==> flow/design.v <==
module SP_wocg(
	clk,
	rst_n,
	in_valid,
	in_data,
	in_mode,
	out_valid,
	out_data
);
input clk, rst_n, in_valid;
input [2:0] in_mode;
input [8:0] in_data;
output reg out_valid;
output reg [8:0] out_data;
genvar idx;
integer i;
localparam IDLE = 4'b0000;
localparam INV  = 4'b0001;
localparam MUL  = 4'b0010;
localparam SORT = 4'b0100;
localparam SUM  = 4'b1000;
reg [3:0] cur_state,next_state;
reg [4:0] cnt;
reg [2:0] cnt_data;
reg [8:0] data_temp;
reg [10:0] data_sum [0:5]; 
reg [2:0] mode_r;
wire idle_state = cur_state == IDLE;
wire inv_in_valid  = cur_state[0] && cnt < 6;
wire mul_in_valid  = cur_state[1] && cnt < 6;
wire sort_in_valid = cur_state[2] && cnt < 6;
wire sum_in_valid  = cur_state[3] && cnt < 6;
wire inv_out_valid,mul_out_valid,sort_out_valid;
wire [8:0] inv_out_data,mul_out_data,sort_out_data;
wire [8:0] sum_mod_out_w;   
wire inv_done  = cur_state[0] && cnt == 'd18;
wire mul_done  = cur_state[1] && cnt == 'd12;
wire sort_done = cur_state[2] && cnt == 'd11;
reg  sum_done ;
wire mode0_cnt_flag = cur_state[3] && mode_r == 'd0 && cnt == 'd5;
always @(posedge clk or negedge rst_n) begin
	if (!rst_n) begin
		cur_state <= IDLE;
	end
	else begin
		cur_state <= next_state;
	end
end
always @(*) begin
	case(cur_state)
		IDLE : next_state = in_valid  ? in_mode[0] ? INV : in_mode[1] ? MUL : in_mode[2] ? SORT : SUM : IDLE;
		INV  : next_state = inv_done  ? mode_r[1] ? MUL : mode_r[2] ? SORT : SUM : INV;
		MUL  : next_state = mul_done  ? mode_r[2] ? SORT : SUM : MUL;
		SORT : next_state = sort_done ? SUM : SORT;
		SUM  : next_state = sum_done  ? IDLE : SUM;
		default : next_state = IDLE;
	endcase
end
always @(*) begin 
	if(cur_state[3]) begin
		if(mode_r == 'd0) sum_done = cnt == 'd12;
		else sum_done = cnt == 'd7;
	end
	else sum_done = 0;
end
always @(posedge clk or negedge rst_n) begin
	if (!rst_n) begin
		cnt <= 'd0;
	end
	else begin
		if(idle_state) cnt <= 'd0;
		else if(inv_done | mul_done | sort_done) cnt <= 'd0;
		else cnt <= cnt + 'd1;
	end
end
always @(posedge clk or negedge rst_n) begin
	if (!rst_n) begin
		cnt_data <= 'd0;
	end
	else begin
		if(inv_in_valid)  cnt_data <= cnt_data + 'd1;
		else if(mul_in_valid)  cnt_data <= cnt_data + 'd1;
		else if(sort_in_valid) cnt_data <= cnt_data + 'd1;
		else if(mode0_cnt_flag) cnt_data <= 'd1;
		else if(cur_state[3])  cnt_data <= cnt_data + 'd1;
		else if(inv_done | mul_done | sort_done | sum_done) cnt_data <= 'd0;
	end
end
always @(posedge clk or negedge rst_n) begin
	if (!rst_n) begin
		mode_r <= 'd0;
	end
	else if(in_valid && idle_state)begin
		mode_r <= in_mode;
	end
end
always @(posedge clk or negedge rst_n) begin
	if (!rst_n) begin
		data_temp <= 'd0;
	end
	else begin
		if(in_valid) data_temp <= in_data;
		else if(inv_out_valid)  data_temp <= inv_out_data;
		else if(mul_out_valid)  data_temp <= mul_out_data;
		else if(sort_out_valid) data_temp <= sort_out_data;
	end
end
always @(posedge clk or negedge rst_n) begin
	if (!rst_n) begin
		for(i=0;i<6;i=i+1) begin
			data_sum[i] <= 'd0;
		end
	end
	else begin
		if(inv_in_valid) begin
			data_sum[cnt_data] <= data_sum[cnt_data] + data_temp;   
		end
		else if(mul_in_valid)  begin 
			if(mode_r[0]) data_sum[cnt_data] <= data_sum[cnt_data] + data_temp;   
			else data_sum[cnt_data] <= data_sum[cnt_data] + (data_temp << 1);   
		end
		else if(sort_in_valid) begin
			if(mode_r[1:0] == 'd0) data_sum[cnt_data] <= (data_sum[cnt_data] + data_temp) + (data_temp << 1);   
			else if(mode_r[1]) data_sum[cnt_data] <= data_sum[cnt_data] + data_temp;  
			else data_sum[cnt_data] <= data_sum[cnt_data] + (data_temp << 1);  
		end
		else if(sum_in_valid)  begin
			if(mode_r[2:0] == 'd0) data_sum[cnt_data] <= data_sum[cnt_data] + (data_temp << 2);   
			else if(mode_r[2]) data_sum[cnt_data] <= data_sum[cnt_data] + data_temp;  
			else if(mode_r[1]) data_sum[cnt_data] <= data_sum[cnt_data] + (data_temp << 1);  
			else data_sum[cnt_data] <= (data_sum[cnt_data] + data_temp) + (data_temp << 1);  
		end
		else if(idle_state) begin
			for(i=0;i<6;i=i+1) begin
				data_sum[i] <= 'd0;
			end
		end
	end
end
always @(posedge clk or negedge rst_n) begin
	if (!rst_n) begin
		out_data <= 'd0;
	end
	else begin
		if(sum_done) out_data <= 'd0;
		else if(cur_state[3]) begin 
			if(mode_r == 'd0) out_data <= cnt > 'd5 ? sum_mod_out_w : 'd0;
			else out_data <= cnt > 'd0 ? sum_mod_out_w : 'd0;
		end
	end
end
always @(posedge clk or negedge rst_n) begin
	if (!rst_n) begin
		out_valid <= 0;
	end
	else begin
		if(sum_done) out_valid <= 0;
		else if(cur_state[3]) begin 
			if(mode_r == 'd0) out_valid <= cnt > 'd5 ? 1 : 0;
			else out_valid <= cnt > 'd0 ? 1 : 0;
		end
	end
end
Modular_Inv Inv_inst (.clk(clk),.rst_n(rst_n),.in_valid(inv_in_valid),.in_data(data_temp),.out_valid(inv_out_valid) ,.out_data(inv_out_data));
Modular_Mul Mul_inst (.clk(clk),.rst_n(rst_n),.in_valid(mul_in_valid),.in_data(data_temp),.out_valid(mul_out_valid) ,.out_data(mul_out_data));
Sort      Sort_inst (.clk(clk),.rst_n(rst_n),.in_valid(sort_in_valid),.in_data(data_temp),.out_valid(sort_out_valid),.out_data(sort_out_data));
Modular_509 U_inst_C(.in_data({7'd0,data_sum[cnt_data - 1]}),.out_data(sum_mod_out_w));
endmodule
module Modular_509(in_data,out_data);
parameter BIAS = 9'd509;
input [17:0] in_data;
output reg [8:0] out_data;
wire  [10:0] tmp = (in_data[8:0] + in_data[17:9]) + (in_data[17:9] << 1);
wire  [10:0] tmp_bias_509  = tmp - BIAS;
wire  [10:0] tmp_bias_1018 = tmp - (BIAS<<1);
wire  [10:0] tmp_bias_1527 = tmp - (BIAS<<1) - BIAS;
wire  [10:0] tmp_bias_2036 = tmp - (BIAS<<2);
always @(*) begin
	if(tmp < BIAS) out_data = tmp;
	else if(tmp_bias_509  < BIAS) out_data = tmp_bias_509 ;
	else if(tmp_bias_1018 < BIAS) out_data = tmp_bias_1018;
	else if(tmp_bias_1527 < BIAS) out_data = tmp_bias_1527;
	else out_data = tmp_bias_2036;
end
endmodule
module Modular_Inv(clk,rst_n,in_valid,in_data,out_valid,out_data);
input  [8:0] in_data;
input  clk,rst_n,in_valid;
output out_valid;
output [8:0] out_data;
localparam IDLE = 2'b00;
localparam CAL  = 2'b01;
localparam OUT  = 2'b10;
reg [1:0] cur_state,next_state;
reg [5:0] st_end_flag_r;
reg pulse;
reg [3:0] cnt;
reg [17:0] data_A_r[0:5],data_B_r[0:5];
wire cal_done = cnt == 'd12;
wire out_done = cnt == 'd5 && cur_state[1];
reg  [5:0] stall_flag_r;
wire  [8:0] modA_out_w[0:2];
wire  [8:0] modB_out_w[0:2];
reg  [17:0] modA_in_w [0:2];
reg  [17:0] modB_in_w [0:2];
wire [17:0] mulA_out_w[0:2];
wire [17:0] mulB_out_w[0:2];
reg   [8:0] mulA_in_w [0:2];
reg   [8:0] mulB_in_w [0:2];
genvar idx;
integer i;
assign out_valid = cur_state[1];
assign out_data = out_valid ? data_A_r[cnt] : 'd0;
always @(posedge clk or negedge rst_n) begin
	if (!rst_n) begin
		cur_state <= IDLE;
	end
	else begin
		cur_state <= next_state;
	end
end
always @(*) begin
	case(cur_state)
		IDLE:next_state = in_valid ? CAL : IDLE;
		CAL :next_state = cal_done ? OUT : CAL ;
		OUT :next_state = out_done ? IDLE: OUT ;
		default: next_state = IDLE;
	endcase
end
generate
	for(idx=0;idx<3;idx=idx+1) begin
		Modular_509 U_inst_A(.in_data(modA_in_w[idx]),.out_data(modA_out_w[idx]));
		Modular_509 U_inst_B(.in_data(modB_in_w[idx]),.out_data(modB_out_w[idx]));
	end
endgenerate
generate
	for(idx=0;idx<3;idx=idx+1) begin
		assign mulA_out_w[idx] =  mulA_in_w[idx] * mulB_in_w[idx];
		assign mulB_out_w[idx] =  mulB_in_w[idx] * mulB_in_w[idx];
	end
endgenerate
always @(*) begin 
	for(i=0;i<3;i=i+1) begin
		if(pulse)
			mulA_in_w[i] = data_A_r[2*i];
		else
			mulA_in_w[i] = data_A_r[2*i+1];
	end
end
always @(*) begin 
	for(i=0;i<3;i=i+1) begin
		if(pulse)
			mulB_in_w[i] = data_B_r[2*i];
		else
			mulB_in_w[i] = data_B_r[2*i+1];
	end
end
always @(*) begin 
	for(i=0;i<3;i=i+1) begin
		if(!pulse)
			modA_in_w[i] = data_A_r[2*i];
		else
			modA_in_w[i] = data_A_r[2*i+1];
	end
end
always @(*) begin 
	for(i=0;i<3;i=i+1) begin
		if(!pulse)
			modB_in_w[i] = data_B_r[2*i];
		else
			modB_in_w[i] = data_B_r[2*i+1];
	end
end
always @(posedge clk or negedge rst_n) begin
	if (!rst_n) begin
		cnt <= 'd0;
	end
	else begin
		if(in_valid) cnt <= cnt + 'd1;
		else if(cal_done | out_done) cnt <= 'd0;
		else if(cur_state[1]) cnt <= cnt + 'd1;
		else if(pulse) cnt <= cnt + 'd1;
	end
end
always @(posedge clk or negedge rst_n) begin
	if (!rst_n) begin
		stall_flag_r <= 'd0;
	end
	else begin
		if(cnt == 'd3 && cur_state[0]) stall_flag_r <= 6'b000001;
		else if(cnt == 'd4 && cur_state[0]) stall_flag_r <= 6'b000011;
		else stall_flag_r <= stall_flag_r << 1;
	end
end
always @(posedge clk or negedge rst_n) begin
	if (!rst_n) begin
		pulse <= 0;
	end
	else begin
		if(out_done) pulse <= 0;
		else if(cur_state[0] | cur_state[1]) pulse <= ~pulse;
	end
end
always @(posedge clk or negedge rst_n) begin
	if (!rst_n) begin
		st_end_flag_r <= 'd0;
	end
	else begin
		if(in_valid) st_end_flag_r[cnt] <= 1;
		else if(cur_state[1]) st_end_flag_r[cnt] <= 0;
	end
end
always @(posedge clk or negedge rst_n) begin
	if (!rst_n) begin
		for(i=0;i<6;i=i+1) begin
			data_A_r[i] <= 'd0;
		end
	end
	else begin
		for(i=0;i<6;i=i+2) begin  
			if(in_valid && cnt == i)  data_A_r[i] <= in_data;
			else if(stall_flag_r[i])  data_A_r[i] <= data_A_r[i];
			else if(st_end_flag_r[i]) data_A_r[i] <= !pulse ? modA_out_w[i>>1] : mulA_out_w[i>>1];
			else data_A_r[i] <= 'd0;
		end
		for(i=1;i<6;i=i+2) begin  
			if(in_valid && cnt == i)  data_A_r[i] <= in_data;
			else if(stall_flag_r[i])  data_A_r[i] <= data_A_r[i];
			else if(st_end_flag_r[i]) data_A_r[i] <= !pulse ? mulA_out_w[i>>1] : modA_out_w[i>>1];
			else data_A_r[i] <= 'd0;
		end
	end
end
always @(posedge clk or negedge rst_n) begin
	if (!rst_n) begin
		for(i=0;i<6;i=i+1) begin
			data_B_r[i] <= 'd0;
		end
	end
	else begin
		for(i=0;i<6;i=i+2) begin  
			if(in_valid && cnt == i) data_B_r[i] <= in_data*in_data;
			else if(st_end_flag_r[i]) data_B_r[i] <= !pulse ? modB_out_w[i>>1] : mulB_out_w[i>>1] ;
			else data_B_r[i] <= 'd0;
		end
		for(i=1;i<6;i=i+2) begin  
			if(in_valid && cnt == i) data_B_r[i] <= in_data*in_data;
			else if(st_end_flag_r[i]) data_B_r[i] <= !pulse ? mulB_out_w[i>>1] : modB_out_w[i>>1];
			else data_B_r[i] <= 'd0;
		end
	end
end
endmodule
module Modular_Mul(clk,rst_n,in_valid,in_data,out_valid,out_data);
input  [8:0] in_data;
input  clk,rst_n,in_valid;
output out_valid;
output [8:0] out_data;
localparam IDLE = 2'b00;
localparam CAL  = 2'b01;
localparam OUT  = 2'b10;
reg [1:0] cur_state,next_state;
reg [3:0] cnt;
reg [8:0] b_r[0:5];
reg [8:0] tmp_mod_r;
reg [8:0] tmp1_r;
reg [8:0] tmp2_r;
reg [8:0] tmp3_r;
reg [8:0] tmp4_r;
reg [17:0] tmp_r;
genvar idx;
integer i;
wire [8:0] mod_out_w;
reg  [8:0] in_mul_A_w,in_mul_B_w;
Modular_509 U_inst_C(.in_data(tmp_r),.out_data(mod_out_w));
assign out_valid = cur_state[1];
assign out_data  = out_valid ? tmp_mod_r : 'd0;
always @(posedge clk or negedge rst_n) begin
	if (!rst_n) begin
		cur_state <= IDLE;
	end
	else begin
		cur_state <= next_state;
	end
end
always @(*) begin
	case(cur_state)
		IDLE:next_state = in_valid ? CAL : IDLE;
		CAL :next_state = cnt == 'd10 ? OUT : CAL ;
		OUT :next_state = cnt == 'd0 ? IDLE: OUT ;
		default: next_state = IDLE;
	endcase
end
always @(*) begin
	if(in_valid) begin
		in_mul_A_w = b_r[0];
	end
	else begin
		case(cnt)
			'd5 :in_mul_A_w = b_r[0];
			'd6 :in_mul_A_w = tmp_mod_r;
			'd7 :in_mul_A_w = tmp2_r;
			'd8 :in_mul_A_w = tmp1_r;
			'd9 :in_mul_A_w = b_r[0];
			'd10:in_mul_A_w = b_r[1];
			'd11:in_mul_A_w = b_r[2];
			'd12:in_mul_A_w = b_r[3];
			'd13:in_mul_A_w = b_r[4];
			'd14:in_mul_A_w = b_r[5];
			default:in_mul_A_w = 'd0;
		endcase
	end
end
always @(*) begin
	if(in_valid) begin
		in_mul_B_w = in_data;
	end
	else begin
		case(cnt)
			'd5 :in_mul_B_w = b_r[5];
			'd6 :in_mul_B_w = tmp4_r;
			'd7 :in_mul_B_w = tmp4_r;
			'd8 :in_mul_B_w = tmp4_r;
			'd9 :in_mul_B_w = tmp_mod_r;
			'd10:in_mul_B_w = tmp_mod_r;
			'd11:in_mul_B_w = tmp3_r;
			'd12:in_mul_B_w = tmp3_r;
			'd13:in_mul_B_w = tmp1_r;
			'd14:in_mul_B_w = tmp2_r;
			default:in_mul_B_w = 'd0;
		endcase
	end
end
always @(posedge clk or negedge rst_n) begin
	if (!rst_n) begin
		cnt <= 'd0;
	end
	else begin
		if(cur_state[0] | cur_state[1]) cnt <= cnt + 'd1; 
		else if(cur_state == IDLE) cnt <= 'd0;
	end
end
always @(posedge clk or negedge rst_n) begin
	if (!rst_n) begin
		for(i=0;i<6;i=i+1) begin
			b_r[i] <= 'd0;
		end
	end
	else begin
		if(in_valid) begin
			for(i=0;i<5;i=i+1) begin
				b_r[0] <= in_data;
				b_r[i+1] <= b_r[i];
			end
		end
	end
end
always @(posedge clk or negedge rst_n) begin
	if (!rst_n) begin
		tmp_r <= 'd0;
	end
	else begin
		tmp_r <= in_mul_A_w * in_mul_B_w;
	end
end
always @(posedge clk or negedge rst_n) begin
	if (!rst_n) begin
		tmp_mod_r <= 'd0;
	end
	else begin
		tmp_mod_r <= mod_out_w;
	end
end
always @(posedge clk or negedge rst_n) begin
	if (!rst_n) begin
		tmp1_r <= 'd0;
	end
	else begin
		tmp1_r <= cur_state[1] ? tmp1_r : tmp_mod_r;
	end
end
always @(posedge clk or negedge rst_n) begin
	if (!rst_n) begin
		tmp2_r <= 'd0;
	end
	else begin
		tmp2_r <= cur_state[1] ? tmp2_r : tmp1_r;
	end
end
always @(posedge clk or negedge rst_n) begin
	if (!rst_n) begin
		tmp3_r <= 'd0;
	end
	else begin
		tmp3_r <= cur_state[1] ? tmp3_r : tmp2_r;
	end
end
always @(posedge clk or negedge rst_n) begin
	if (!rst_n) begin
		tmp4_r <= 'd0;
	end
	else begin
		tmp4_r <= tmp3_r;
	end
end
endmodule
module Sort(clk,rst_n,in_valid,in_data,out_valid,out_data);
input  [8:0] in_data;
input  clk,rst_n,in_valid;
output out_valid;
output [8:0] out_data;
integer i;
reg [8:0] data_r[0:5];
reg [4:0] st_flag_r;
reg [1:0] cur_state,next_state;
localparam IDLE = 2'b00;
localparam RD   = 2'b01;
localparam SORT = 2'b10;
localparam OUT  = 2'b11;
wire sort_done = st_flag_r == 'd1 && cur_state == SORT;
wire rd_done = st_flag_r[0] && cur_state == RD;
wire out_done = st_flag_r == 0 && cur_state == OUT;
assign out_valid = cur_state == OUT;
assign out_data  = out_valid ? data_r[5] : 'd0;
always @(posedge clk or negedge rst_n) begin
	if (!rst_n) begin
		cur_state <= IDLE;
	end
	else begin
		cur_state <= next_state;
	end
end
always @(*) begin
	case(cur_state)
		IDLE:next_state = in_valid  ? RD   : IDLE;
		RD  :next_state = rd_done   ? SORT : RD  ;
		SORT:next_state = sort_done ? OUT  : SORT;
		OUT: next_state = out_done  ? IDLE : OUT ;
		default: next_state = IDLE;
	endcase
end
always @(posedge clk or negedge rst_n) begin
	if (!rst_n) begin
		st_flag_r <= 'd0;
	end
	else if (cur_state == IDLE || sort_done) begin
		st_flag_r <= 'b10000;
	end
	else if(rd_done) begin
		st_flag_r <= 'b10101;
	end
	else begin
		st_flag_r <= st_flag_r >> 1;
	end
end
always @(posedge clk or negedge rst_n) begin
	if (!rst_n) begin
		for(i=0;i<6;i=i+1) begin
			data_r[i] <= 'd0;
		end
	end
	else begin
		if(in_valid) begin
			if(in_data > data_r[0]) begin
				data_r[0] <= in_data;
				data_r[1] <= data_r[0];
				data_r[2] <= data_r[1];
				data_r[3] <= data_r[2];
				data_r[4] <= data_r[3];
				data_r[5] <= data_r[4];
			end
			else begin
				data_r[1] <= in_data;
				data_r[2] <= data_r[1];
				data_r[3] <= data_r[2];
				data_r[4] <= data_r[3];
				data_r[5] <= data_r[4];
			end
		end
		else if(cur_state == SORT && st_flag_r[0]) begin   
      		for(i=1;i<5;i=i+2)
      		begin
      		  data_r[i  ] <= (data_r[i] < data_r[i+1]) ? data_r[i+1] : data_r[i  ];
      		  data_r[i+1] <= (data_r[i] < data_r[i+1]) ? data_r[i  ] : data_r[i+1];
      		end
		end
		else if(cur_state == SORT && !st_flag_r[0]) begin
      		for(i=2;i<5;i=i+2)
      		begin
      		  data_r[i  ] <= (data_r[i] < data_r[i+1]) ? data_r[i+1] : data_r[i  ];
      		  data_r[i+1] <= (data_r[i] < data_r[i+1]) ? data_r[i  ] : data_r[i+1];
      		end
		end
		else if(cur_state == OUT) begin
      		for(i=0;i<5;i=i+1)
      		begin
      		  data_r[i+1] <= data_r[i];
      		end
		end
		else if(cur_state == IDLE) begin
			for(i=0;i<6;i=i+1) begin
				data_r[i] <= 'd0;
			end
		end
	end
end
endmodule
* Reports on SP_wocg
The steps from the RTL of SP_wocg to its reports follow in flow order.
Line numbers count from 1 in the design file above.
Cell names lack the library's common part.
A cell with n/a has no value.
- Top :: SP_wocg
- Clock port :: clk
- Cell library :: sky130hd
- Corner :: tt_025C_1v80

* Elaborated design
Yosys after proc, flatten, opt, wreduce and memory -nomap, before mapping. Print and check cells are not counted. Equal cells are merged and count once.
- Mux-type cells :: 355
- $add $sub $neg :: 66
- Magnitude comparators :: 40
- Reductions and logical operators :: 66
- Bitwise gates (word level) :: 11
- Eq/ne operators :: 88
- Shifts and indexed selects :: 2
- $mul :: 8
** Operators by type and width (count)
- 11-bit two-way mux :: 165
- 9-bit by 9-bit multiplier with 18-bit output :: 8
- 18-bit two-way mux :: 48
- 9-bit two-way mux :: 84
- 11-bit by 9-bit < comparator with 1-bit output with constant B :: 32
- 11-bit by 9-bit subtractor with 11-bit output with constant B :: 16
- 11-bit case mux with 6-bit select :: 2
- 9-bit case mux with 6-bit select :: 2
- 11-bit by 10-bit subtractor with 11-bit output with constant B :: 8
- 9-bit case mux with 9-bit select :: 1
- 10-bit by 10-bit adder with 11-bit output :: 7
- 9-bit subtractor with constant B :: 8
- 9-bit by 9-bit adder with 10-bit output :: 7
- 11-bit by 9-bit adder with 11-bit output :: 6
- 4-bit two-way mux :: 16
- 11-bit by 10-bit adder with 11-bit output :: 5
- 2-bit by 1-bit inequality test with 1-bit output with constant B :: 25
- 4-bit == test with constant B :: 9
- 9-bit < comparator :: 4
- 5-bit AND reduction :: 7
- 1-bit logical AND :: 24
- 4-bit by 3-bit == test with 1-bit output with constant B :: 6
- 6-bit two-way mux :: 4
- 4-bit case mux with 5-bit select :: 1
- 5-bit two-way mux :: 4
- 2-bit inequality test with constant B :: 9
- 3-bit by 2-bit == test with 1-bit output with constant B :: 6
- 3-bit == test with constant B :: 6
Other operator kinds: 48; their cells: 116.
- Output and inout port bits :: 10
- Register bits after elaboration :: 519
- Input bits :: 15

* Depth
Longest topological path by Yosys (ltp), each cell counted once; first at word level (registers and memories cut), then after technology mapping (sequential cells cut; the memories' decode and read muxes count).
- Word-level depth :: 19
- ABC_AREA :: 0
- Depth in mapped cells :: 32
- Gate-level depth less buffers :: 31

* After synthesis
Source: synth_stat.txt of the flow (Yosys; design flattened, memories mapped). It holds for the ABC_AREA given above (unset counts as 0); a run with the other value may have another netlist.
Totals and module areas in this step are rounded.
** Cells by type
- dfrtp_1 :: count 520, area in all 1.3E+04 um^2
- fa_1 :: count 413, area in all 8267.93 um^2
- ha_1 :: count 536, area in all 6.71E+03 um^2
- nand2_1 :: count 739, area in all 2773.91 um^2
- mux2_2 :: count 244, area in all 2.75E+03 um^2
- inv_1 :: count 694, area in all 2.6E+03 um^2
- nor2_1 :: count 589, area in all 2210.87 um^2
- a21oi_1 :: count 353, area in all 1.77E+03 um^2
- xnor2_1 :: count 196, area in all 1.72E+03 um^2
- o21ai_0 :: count 280, area in all 1.4E+03 um^2
- mux2i_1 :: count 107, area in all 1.07E+03 um^2
- clkbuf_1 :: count 231, area in all 867.082 um^2
- a22o_1 :: count 96, area in all 840.806 um^2
- a21o_1 :: count 106, area in all 795.763 um^2
- a22oi_1 :: count 92, area in all 690.662 um^2
- xor2_1 :: count 67, area in all 586.813 um^2
- o22ai_1 :: count 93, area in all 581.808 um^2
- a211oi_1 :: count 76, area in all 570.547 um^2
Not listed: further types 104, cells in them 1428.
- Chip area (Yosys) :: 60000 um^2
- Buffer cells :: 296
- Cells in the netlist :: 6860
- Mapped flip-flops :: 521
- Sequential area :: 13000 um^2
The figures by module come from a second, unflattened synthesis with its own total; it is not the netlist above.
- Cells (unflattened synthesis) :: 7560
- Area (unflattened synthesis) :: 66000 um^2
Each row is one instance without its submodules.
** By module
- Modular_Inv :: area 28000 um^2, instances 1, cells 3109
- Modular_509 :: area 2100 um^2, instances 8, cells 288
- Modular_Mul :: area 8500 um^2, instances 1, cells 780
- SP_wocg :: area 8200 um^2, instances 1, cells 944
- Sort :: area 4100 um^2, instances 1, cells 423

* Path before layout
Path of least setup slack by OpenSTA after synthesis, without wires, with an ideal clock, recovery checks aside; 20% of the period is set as input and as output delay. Where synthesis merged equal registers, the netlist keeps one of their names.
- Kind :: flip-flop to flip-flop
- Start :: reg Inv_inst.pulse
- End :: reg Inv_inst.data_A_r[3][4]
- Launch time at the first pin :: 0.000 ns
- Arrival :: 6.638 ns
- Path buffers :: 5
- Clock period :: 8.0 ns
- Stages on the path :: 24
- Library setup time :: 0.073 ns
- Path slack :: 1.289 ns
- Delay of the path :: 6.711 ns
- Synthesis period reached :: 6.711 ns
"delay of the path" is the arrival time less input delay plus setup time.
"stages on the path" counts driving pins, that of a launching flip-flop among them; a cell with two outputs on the path counts twice.
"synthesis period reached" is the clock period less the worst setup slack; recovery checks do not enter. This is arithmetic on one report: input and output delays are still those of the set period (20% each).
Between the ends stands the longest chain of elaborated cells between them, by number of cells; it is not shown to be the way that was timed. Of several equally long chains one is given.
Each line given opens the expression or statement behind the cell; cells for indexed reads and writes are added by Yosys, which also makes memories of some case tables.
A register here has more assigning lines than the two given.
- Cell sequence :: dfrtp_1 -> clkbuf_1 -> clkbuf_1 -> clkbuf_1 -> buf_1 -> mux2_2 -> fa_1 -> ha_1 -> fa_1 -> xor2_1 -> clkbuf_1 -> ha_1 -> a21o_1 -> o21ai_0 -> or4_1 -> nor4_2 -> a32o_1 -> o32ai_1 -> nor4_4 -> a2bb2oi_2 -> a21boi_1 -> or3_1 -> a21o_1 -> a21oi_2
- Length of the longest elaborated chain :: 14
** Ends and longest elaborated chain, post-synthesis
- start: declaration :: RTL line 196 : reg pulse;
- start: assignment :: RTL line 297 : pulse <= 0;
- start: assignment :: RTL line 301 : else if(cur_state[0] | cur_state[1]) pulse <= ~pulse;
- 18-bit two-way mux :: RTL line 260 : if(!pulse)
- 9-bit by 9-bit adder with 10-bit output :: RTL line 173 : wire  [10:0] tmp = (in_data[8:0] + in_data[17:9]) + (in_data[17:9] << 1);
- 10-bit by 10-bit adder with 11-bit output :: RTL line 173
- 11-bit by 10-bit subtractor with 11-bit output :: RTL line 176 : wire  [10:0] tmp_bias_1527 = tmp - (BIAS<<1) - BIAS;
- 11-bit by 9-bit subtractor with 11-bit output :: RTL line 176
- 11-bit by 9-bit < comparator with 1-bit output :: RTL line 182 : else if(tmp_bias_1527 < BIAS) out_data = tmp_bias_1527;
- 9-bit two-way mux :: RTL line 182
- 9-bit two-way mux :: RTL line 181 : else if(tmp_bias_1018 < BIAS) out_data = tmp_bias_1018;
- 9-bit two-way mux :: RTL line 180 : else if(tmp_bias_509 < BIAS) out_data = tmp_bias_509 ;
- 9-bit two-way mux :: RTL line 179 : if(tmp < BIAS) out_data = tmp;
- 18-bit two-way mux x2 :: RTL line 329 : else if(st_end_flag_r[i]) data_A_r[i] <= !pulse ? mulA_out_w[i>>1] : modA_out_w[i>>1];
- 18-bit two-way mux :: RTL line 328 : else if(stall_flag_r[i]) data_A_r[i] <= data_A_r[i];
- 18-bit two-way mux :: RTL line 327 : if(in_valid && cnt == i) data_A_r[i] <= in_data;
- end: assignment :: RTL line 327
- end: assignment :: RTL line 328
- end: declaration :: RTL line 198 : reg [17:0] data_A_r[0:5],data_B_r[0:5];

* Timing after layout
From the final timing report of run A: the path of least setup slack in the routed layout; clock arrival at registers is part of the times.
- Kind :: flip-flop to flip-flop
- Start :: reg Inv_inst.pulse
- End :: reg Inv_inst.data_B_r[4][8]
- Path buffers :: 1
- Launch time at the first pin :: 0.64 ns
- Library setup time :: 0.14 ns
- Arrival :: 7.73 ns
- Path slack :: 0.35 ns
- Clock period :: 7.58 ns
- Stages on the path :: 20
Between the ends stands the longest chain of elaborated cells between them, by number of cells; it is not shown to be the way that was timed. Of several equally long chains one is given.
A register here has more assigning lines than the two given.
- Cell sequence :: dfrtp_4 -> buf_12 -> mux2_2 -> ha_1 -> ha_1 -> fa_1 -> inv_1 -> ha_1 -> a21oi_1 -> a21oi_1 -> a211oi_1 -> a22oi_1 -> a2111o_1 -> and3_1 -> nor4_4 -> and2_1 -> a2111oi_0 -> o211ai_1 -> xnor2_1 -> o21ai_0
- Length of the longest elaborated chain :: 13
** Ends and longest elaborated chain, after layout
- start: declaration :: RTL line 196 : reg pulse;
- start: assignment :: RTL line 297 : pulse <= 0;
- start: assignment :: RTL line 301 : else if(cur_state[0] | cur_state[1]) pulse <= ~pulse;
- 18-bit two-way mux :: RTL line 268 : if(!pulse)
- 9-bit by 9-bit adder with 10-bit output :: RTL line 173 : wire  [10:0] tmp = (in_data[8:0] + in_data[17:9]) + (in_data[17:9] << 1);
- 10-bit by 10-bit adder with 11-bit output :: RTL line 173
- 11-bit by 10-bit subtractor with 11-bit output :: RTL line 176 : wire  [10:0] tmp_bias_1527 = tmp - (BIAS<<1) - BIAS;
- 11-bit by 9-bit subtractor with 11-bit output :: RTL line 176
- 11-bit by 9-bit < comparator with 1-bit output :: RTL line 182 : else if(tmp_bias_1527 < BIAS) out_data = tmp_bias_1527;
- 9-bit two-way mux :: RTL line 182
- 9-bit two-way mux :: RTL line 181 : else if(tmp_bias_1018 < BIAS) out_data = tmp_bias_1018;
- 9-bit two-way mux :: RTL line 180 : else if(tmp_bias_509 < BIAS) out_data = tmp_bias_509 ;
- 9-bit two-way mux :: RTL line 179 : if(tmp < BIAS) out_data = tmp;
- 18-bit two-way mux x2 :: RTL line 343 : else if(st_end_flag_r[i]) data_B_r[i] <= !pulse ? modB_out_w[i>>1] : mulB_out_w[i>>1] ;
- 18-bit two-way mux :: RTL line 342 : if(in_valid && cnt == i) data_B_r[i] <= in_data*in_data;
- end: assignment :: RTL line 342
- end: assignment :: RTL line 343
- end: declaration :: RTL line 198 : reg [17:0] data_A_r[0:5],data_B_r[0:5];

Add stored flow runs of SP_wocg

Flow measurements of SP_wocg on sky130hd: 2 stored runs with different settings, listed in no order. Input and output delays are each 20% of the period that was set; the output load is 0.01 pF.
"clock period reached" is the run's clock period less its worst setup slack. It is reckoned from that one timing run; input and output delays stay at 20% of the period that was set.
By "time on the worst setup path" is meant the share of the clock period that the worst setup path is allowed (20% is reserved at inputs, 20% at outputs), minus its slack. Clock arrival times at its registers enter into it.
"total power after layout": no workload was simulated; the value follows from the tool's default switching activity.
The results are shown rounded.

** Run A
- Settings :: CORE_UTILIZATION=69; SYNTH_MEMORY_MAX_BITS=16384; period_ns=7.58; CAP_MARGIN=20; CORE_MARGIN=2; SLEW_MARGIN=20
- Chip area in the Yosys report :: 60,000 um^2
- Full die area :: 89,000 um^2
- Standard-cell area of the final layout :: 64,000 um^2
- Utilization of the finished layout :: 74%
- Setup slack of the critical path :: 0.35 ns
- Summed negative setup slack :: 0.000 ns
- Worst hold slack :: 0.40 ns
- Total power after layout :: 0.028 W
- Clock period reached :: 7.230 ns
- Time on the worst setup path :: 7.23 ns
- Kind of the worst setup path :: flip-flop to flip-flop

** Run B
- Settings :: CAP_MARGIN=10; CELL_PAD_IN_SITES_DETAIL_PLACEMENT=1; CELL_PAD_IN_SITES_GLOBAL_PLACEMENT=0; CORE_ASPECT_RATIO=0.66; CORE_UTILIZATION=63; MAX_ROUTING_LAYER=met4; PLACE_DENSITY_LB_ADDON=0.04; SETUP_SLACK_MARGIN=0.97; SYNTH_MEMORY_MAX_BITS=16384; period_ns=6.64; CORE_MARGIN=2; SLEW_MARGIN=20
- Outcome :: incomplete, clock tree synthesis halted on DPL-0033
